==> flow/design.v <==
`timescale 1ns / 1ps
module pipelined(
    input  wire              clk,
    input  wire              rst,
    input  wire              in_valid,
    output wire              in_ready,
    input  wire signed [15:0] a,
    input  wire signed [15:0] b,
    input  wire signed [15:0] c,
    input  wire signed [15:0] d,
    input  wire signed [15:0] e,
    output reg               out_valid,
    input  wire              out_ready,
    output reg signed [31:0]  y
);
    wire s3_ready_in;
    wire s2_ready_in;
    wire s1_ready_in;
    assign s3_ready_in = (~out_valid) || (out_valid && out_ready);
    assign s2_ready_in = (~s2_valid)  || (s2_valid  && s3_ready_in);
    assign s1_ready_in = (~s1_valid)  || (s1_valid  && s2_ready_in);
    assign in_ready = s1_ready_in;
    wire in_send = in_valid && in_ready;
    reg signed [31:0] s1_p1;
    reg signed [31:0] s1_p2;
    reg signed [15:0] s1_e;
    reg               s1_valid;
    always @(posedge clk) begin
        if (rst) begin
            s1_valid <= 1'b0;
            s1_p1    <= 32'sd0;
            s1_p2    <= 32'sd0;
            s1_e     <= 16'sd0;
        end else if (s1_ready_in) begin
            s1_valid <= in_send;
            if (in_send) begin
                s1_p1 <= $signed(a) * $signed(b);
                s1_p2 <= $signed(c) * $signed(d);
                s1_e  <= e;
            end
        end
    end
    reg signed [31:0] s2_s;
    reg signed [15:0] s2_e;
    reg               s2_valid;
    always @(posedge clk) begin
        if (rst) begin
            s2_valid <= 1'b0;
            s2_s     <= 32'sd0;
            s2_e     <= 16'sd0;
        end else if (s2_ready_in) begin
            s2_valid <= s1_valid;
            if (s1_valid) begin
                s2_s <= s1_p1 + s1_p2;
                s2_e <= s1_e;
            end
        end
    end
    always @(posedge clk) begin
        if (rst) begin
            out_valid <= 1'b0;
            y         <= 32'sd0;
        end else if (s3_ready_in) begin
            out_valid <= s2_valid;
            if (s2_valid) begin
                y <= s2_s + $signed(s2_e);
            end
        end
    end
endmodule
=== Step by step through the tools: pipelined ===
Tool output for the design above, in the order of the flow.
Lines are those of the file above, counted from 1.
Operators carry their Yosys type and port widths (W data, S select, Z words).
Library cell names are shortened.
The mark n/a stands for no value.

* Top: pipelined
* Clock input: clk
* Cell library: sky130hd
* Timing corner: tt_025C_1v80

=== Word level ===
Counts by Yosys on the flattened word-level netlist (proc, flatten, opt, wreduce; memories kept). Register bits leave out memories and registers merged into their read ports (data or address); mux counts leave out enables and synchronous resets folded into registers. Print and check cells are left out. Cells with the same type and inputs are merged into one.

* Bits in registers: 163
* Bits in latches: 0
* Bits in writable memories: 0
* ROM bits: 0
* Clocked read ports x word width: 0
* Memory cells: 0
* Output and inout port bits: 34
* Cells after elaboration: 26

* $add $sub $neg: 2
* Multipliers: 2
* Div/mod/pow operators: 0
* Order comparisons: 0
* Eq/ne operators: 0
* Shift-type cells: 0
* Muxes and demuxes: 0
* Bitwise logic cells: 3
* Reduce/logical cells: 10

{| class="wikitable"
|+ Operators with widths
! kind !! number
|-
| $mul A16 B16 Y32 || 2
|-
| $add A32 B16 Y32 || 1
|-
| $add A32 B32 Y32 || 1
|-
| $reduce_and A2 Y1 || 3
|-
| $logic_and A1 B1 Y1 || 4
|-
| $logic_or A1 B1 Y1 || 3
|-
| $not A1 Y1 || 3
|}

=== Longest topological paths ===
Longest topological path by Yosys (ltp), each cell counted once; first at word level (registers and memories cut), then after technology mapping (sequential cells cut; the memories' decode and read muxes count).

* Depth after elaboration: 8
* ABC_AREA: 1
* Mapped depth: 28
* Depth with buffers taken out: 26

=== Netlist ===
Source: synth_stat.txt of the flow (Yosys; design flattened, memories mapped). It holds for the ABC_AREA given above (unset counts as 0); a run with the other value may have another netlist.

* Cells in the netlist: 4637
* Chip area (Yosys): 31970.7 um2
* Sequential area: 3263.1 um2
* Flip-flops: 163
* Buffers: 165

{| class="wikitable"
|+ Cell types
! type !! number
|-
| fa_1 || 526
|-
| inv_1 || 1221
|-
| nand2_1 || 1212
|-
| dfxtp_1 || 163
|-
| ha_1 || 226
|-
| nor2_1 || 456
|-
| nand3_1 || 181
|-
| o21ai_0 || 136
|-
| a21oi_1 || 122
|-
| clkbuf_1 || 141
|-
| xor2_1 || 39
|-
| o21bai_1 || 30
|-
| nand4_1 || 30
|-
| xnor2_1 || 18
|-
| nor3_1 || 25
|-
| nand2_2 || 18
|-
| buf_2 || 17
|-
| nor3_2 || 7
|}

Not listed: further types 19, cells in them 69.

=== Timing after synthesis ===
Source: OpenSTA report_checks on the synthesized netlist (no wires, ideal clock, input and output delay 20% of the period each), path of least setup slack; recovery checks are left aside. Register names are those of the netlist, which keeps one name where synthesis merged equal registers.

* Path type: in2reg
* Start: in b[5]
* End: reg s1_p1[31]
* Clock period: 8.0 ns
* Input delay: 1.600 ns
* Library setup time: 0.109 ns
* Time at the first pin: 1.600 ns
* Data arrival time: 6.671 ns
* Setup slack: 1.220 ns
* Path delay: 5.180 ns
* Driving pins on the path: 25
* Path buffers: 2
* Period reached after synthesis: 6.78 ns

"path delay" is the arrival time less input delay plus setup time.
"driving pins on the path": output pins that drive a net of the path, with the launching flip-flop's if there is one; two outputs of one cell count as two.
"period reached after synthesis" = period - worst setup slack (recovery checks aside). The figure is calculated, with input and output delays left at 20% of the set period.
Between the ends stands the longest chain of elaborated cells between them, by number of cells; it is not shown to be the way that was timed. Of several equally long chains one is given.
Each line given opens the expression or statement behind the cell; cells for indexed reads and writes are added by Yosys, which also makes memories of some case tables.

* Cell sequence: clkbuf_1 -> clkbuf_1 -> nand2_1 -> fa_1 -> inv_1 -> fa_1 -> inv_1 -> fa_1 -> fa_1 -> fa_1 -> fa_1 -> inv_1 -> ha_1 -> nand2_1 -> inv_1 -> nand2_1 -> nor2_1 -> and2_1 -> nand2_1 -> inv_1 -> nor2_1 -> nand2_1 -> nand3_1 -> nand2_1 -> inv_1
* Cells in the longest elaborated chain: 1
* Elaborated cells between the ends (all ways): 1
* Source lines of those cells: 1
* Classes of those cells: mul: 1

{| class="wikitable"
|+ RTL lines, path post-synthesis
! element !! RTL line !! RTL
|-
| start, declared || 8 || <nowiki>input  wire signed [15:0] b,</nowiki>
|-
| $mul A16 B16 Y32 || 37 || <nowiki>s1_p1 <= $signed(a) * $signed(b);</nowiki>
|-
| end, assigned || 31 || <nowiki>s1_p1    <= 32'sd0;</nowiki>
|-
| end, assigned || 37 ||
|-
| end, declared || 24 || <nowiki>reg signed [31:0] s1_p1;</nowiki>
|}

=== Path in the finished layout ===
From the final timing report of job 1: the path of least setup slack in the routed layout; clock arrival at registers is part of the times.

* Path type: in2reg
* Start: in d[4]
* End: reg s1_p2[23]
* Clock period: 6.14 ns
* Input delay: 1.23 ns
* Library setup time: 0.05 ns
* Time at the first pin: 1.23 ns
* Data arrival time: 6.45 ns
* Setup slack: 0.13 ns
* Driving pins on the path: 26
* Path buffers: 3

Between the ends stands the longest chain of elaborated cells between them, by number of cells; it is not shown to be the way that was timed. Of several equally long chains one is given.

* Cell sequence: dlygate4sd2_1 -> buf_12 -> buf_4 -> nand2_1 -> inv_1 -> fa_1 -> inv_1 -> fa_1 -> fa_2 -> inv_1 -> fa_1 -> fa_1 -> inv_1 -> fa_1 -> inv_1 -> ha_4 -> nand2_2 -> inv_4 -> nand2_4 -> nor2_4 -> nand4_1 -> nand3_2 -> a21oi_2 -> o21ai_1 -> nand2_1 -> inv_1
* Cells in the longest elaborated chain: 1
* Elaborated cells between the ends (all ways): 1
* Source lines of those cells: 1
* Classes of those cells: mul: 1

{| class="wikitable"
|+ RTL lines, path after layout
! element !! RTL line !! RTL
|-
| start, declared || 10 || <nowiki>input  wire signed [15:0] d,</nowiki>
|-
| $mul A16 B16 Y32 || 38 || <nowiki>s1_p2 <= $signed(c) * $signed(d);</nowiki>
|-
| end, assigned || 32 || <nowiki>s1_p2    <= 32'sd0;</nowiki>
|-
| end, assigned || 38 ||
|-
| end, declared || 25 || <nowiki>reg signed [31:0] s1_p2;</nowiki>
|}

Subject: pipelined on sky130hd, stored results

Hello all,

pipelined through Yosys and OpenROAD on sky130hd: 3 stored runs, unordered, with their settings and measured results. The constraints put input and output delay at 20% of the set period each and load the outputs with 0.01 pF.
"achieved clock period": clock period set for the run, less the worst setup slack. It is reckoned from that one timing run; input and output delays stay at 20% of the period that was set.

=== Job 1 ===
{| class="wikitable"
! Setting !! Value
|-
| ABC_AREA || 1
|-
| CAP_MARGIN || 5
|-
| CELL_PAD_IN_SITES_GLOBAL_PLACEMENT || 2
|-
| CORE_MARGIN || 10
|-
| CORE_UTILIZATION || 30
|-
| CTS_CLUSTER_SIZE || 78
|-
| period_ns || 6.14
|-
| SLEW_MARGIN || 20
|-
! Result !! Value
|-
| Chip area in the Yosys report || 31970.7 um2
|-
| Die outline area || 120028.0 um2
|-
| Standard-cell area after layout || 41338.4 um2
|-
| Utilization after layout || 0.392
|-
| Worst setup slack after layout || 0.133 ns
|-
| Sum of negative setup slack || 0.000 ns
|-
| Worst hold slack after layout || 0.476 ns
|-
| Achieved clock period || 6.007 ns
|}

=== Job 2 ===
{| class="wikitable"
! Setting !! Value
|-
| SETUP_SLACK_MARGIN || 1.77
|-
| period_ns || 7.79
|-
| CAP_MARGIN || 20
|-
| CORE_MARGIN || 2
|-
| CORE_UTILIZATION || 40
|-
| SLEW_MARGIN || 20
|-
! Result !! Value
|-
| Chip area in the Yosys report || 28169.5 um2
|-
| Die outline area || 72562.9 um2
|-
| Standard-cell area after layout || 34615.7 um2
|-
| Utilization after layout || 0.495
|-
| Worst setup slack after layout || 0.915 ns
|-
| Sum of negative setup slack || 0.000 ns
|-
| Worst hold slack after layout || 0.451 ns
|-
| Achieved clock period || 6.875 ns
|}

=== Job 3 ===
{| class="wikitable"
! Setting !! Value
|-
| CORE_UTILIZATION || 27
|-
| period_ns || 7.79
|-
| CAP_MARGIN || 20
|-
| CORE_MARGIN || 2
|-
| SLEW_MARGIN || 20
|-
! Result !! Value
|-
| Chip area in the Yosys report || 28169.5 um2
|-
| Die outline area || 106932.0 um2
|-
| Standard-cell area after layout || 32792.7 um2
|-
| Utilization after layout || 0.317
|-
| Worst setup slack after layout || 0.291 ns
|-
| Sum of negative setup slack || 0.000 ns
|-
| Worst hold slack after layout || 0.450 ns
|-
| Achieved clock period || 7.499 ns
|}

Thanks
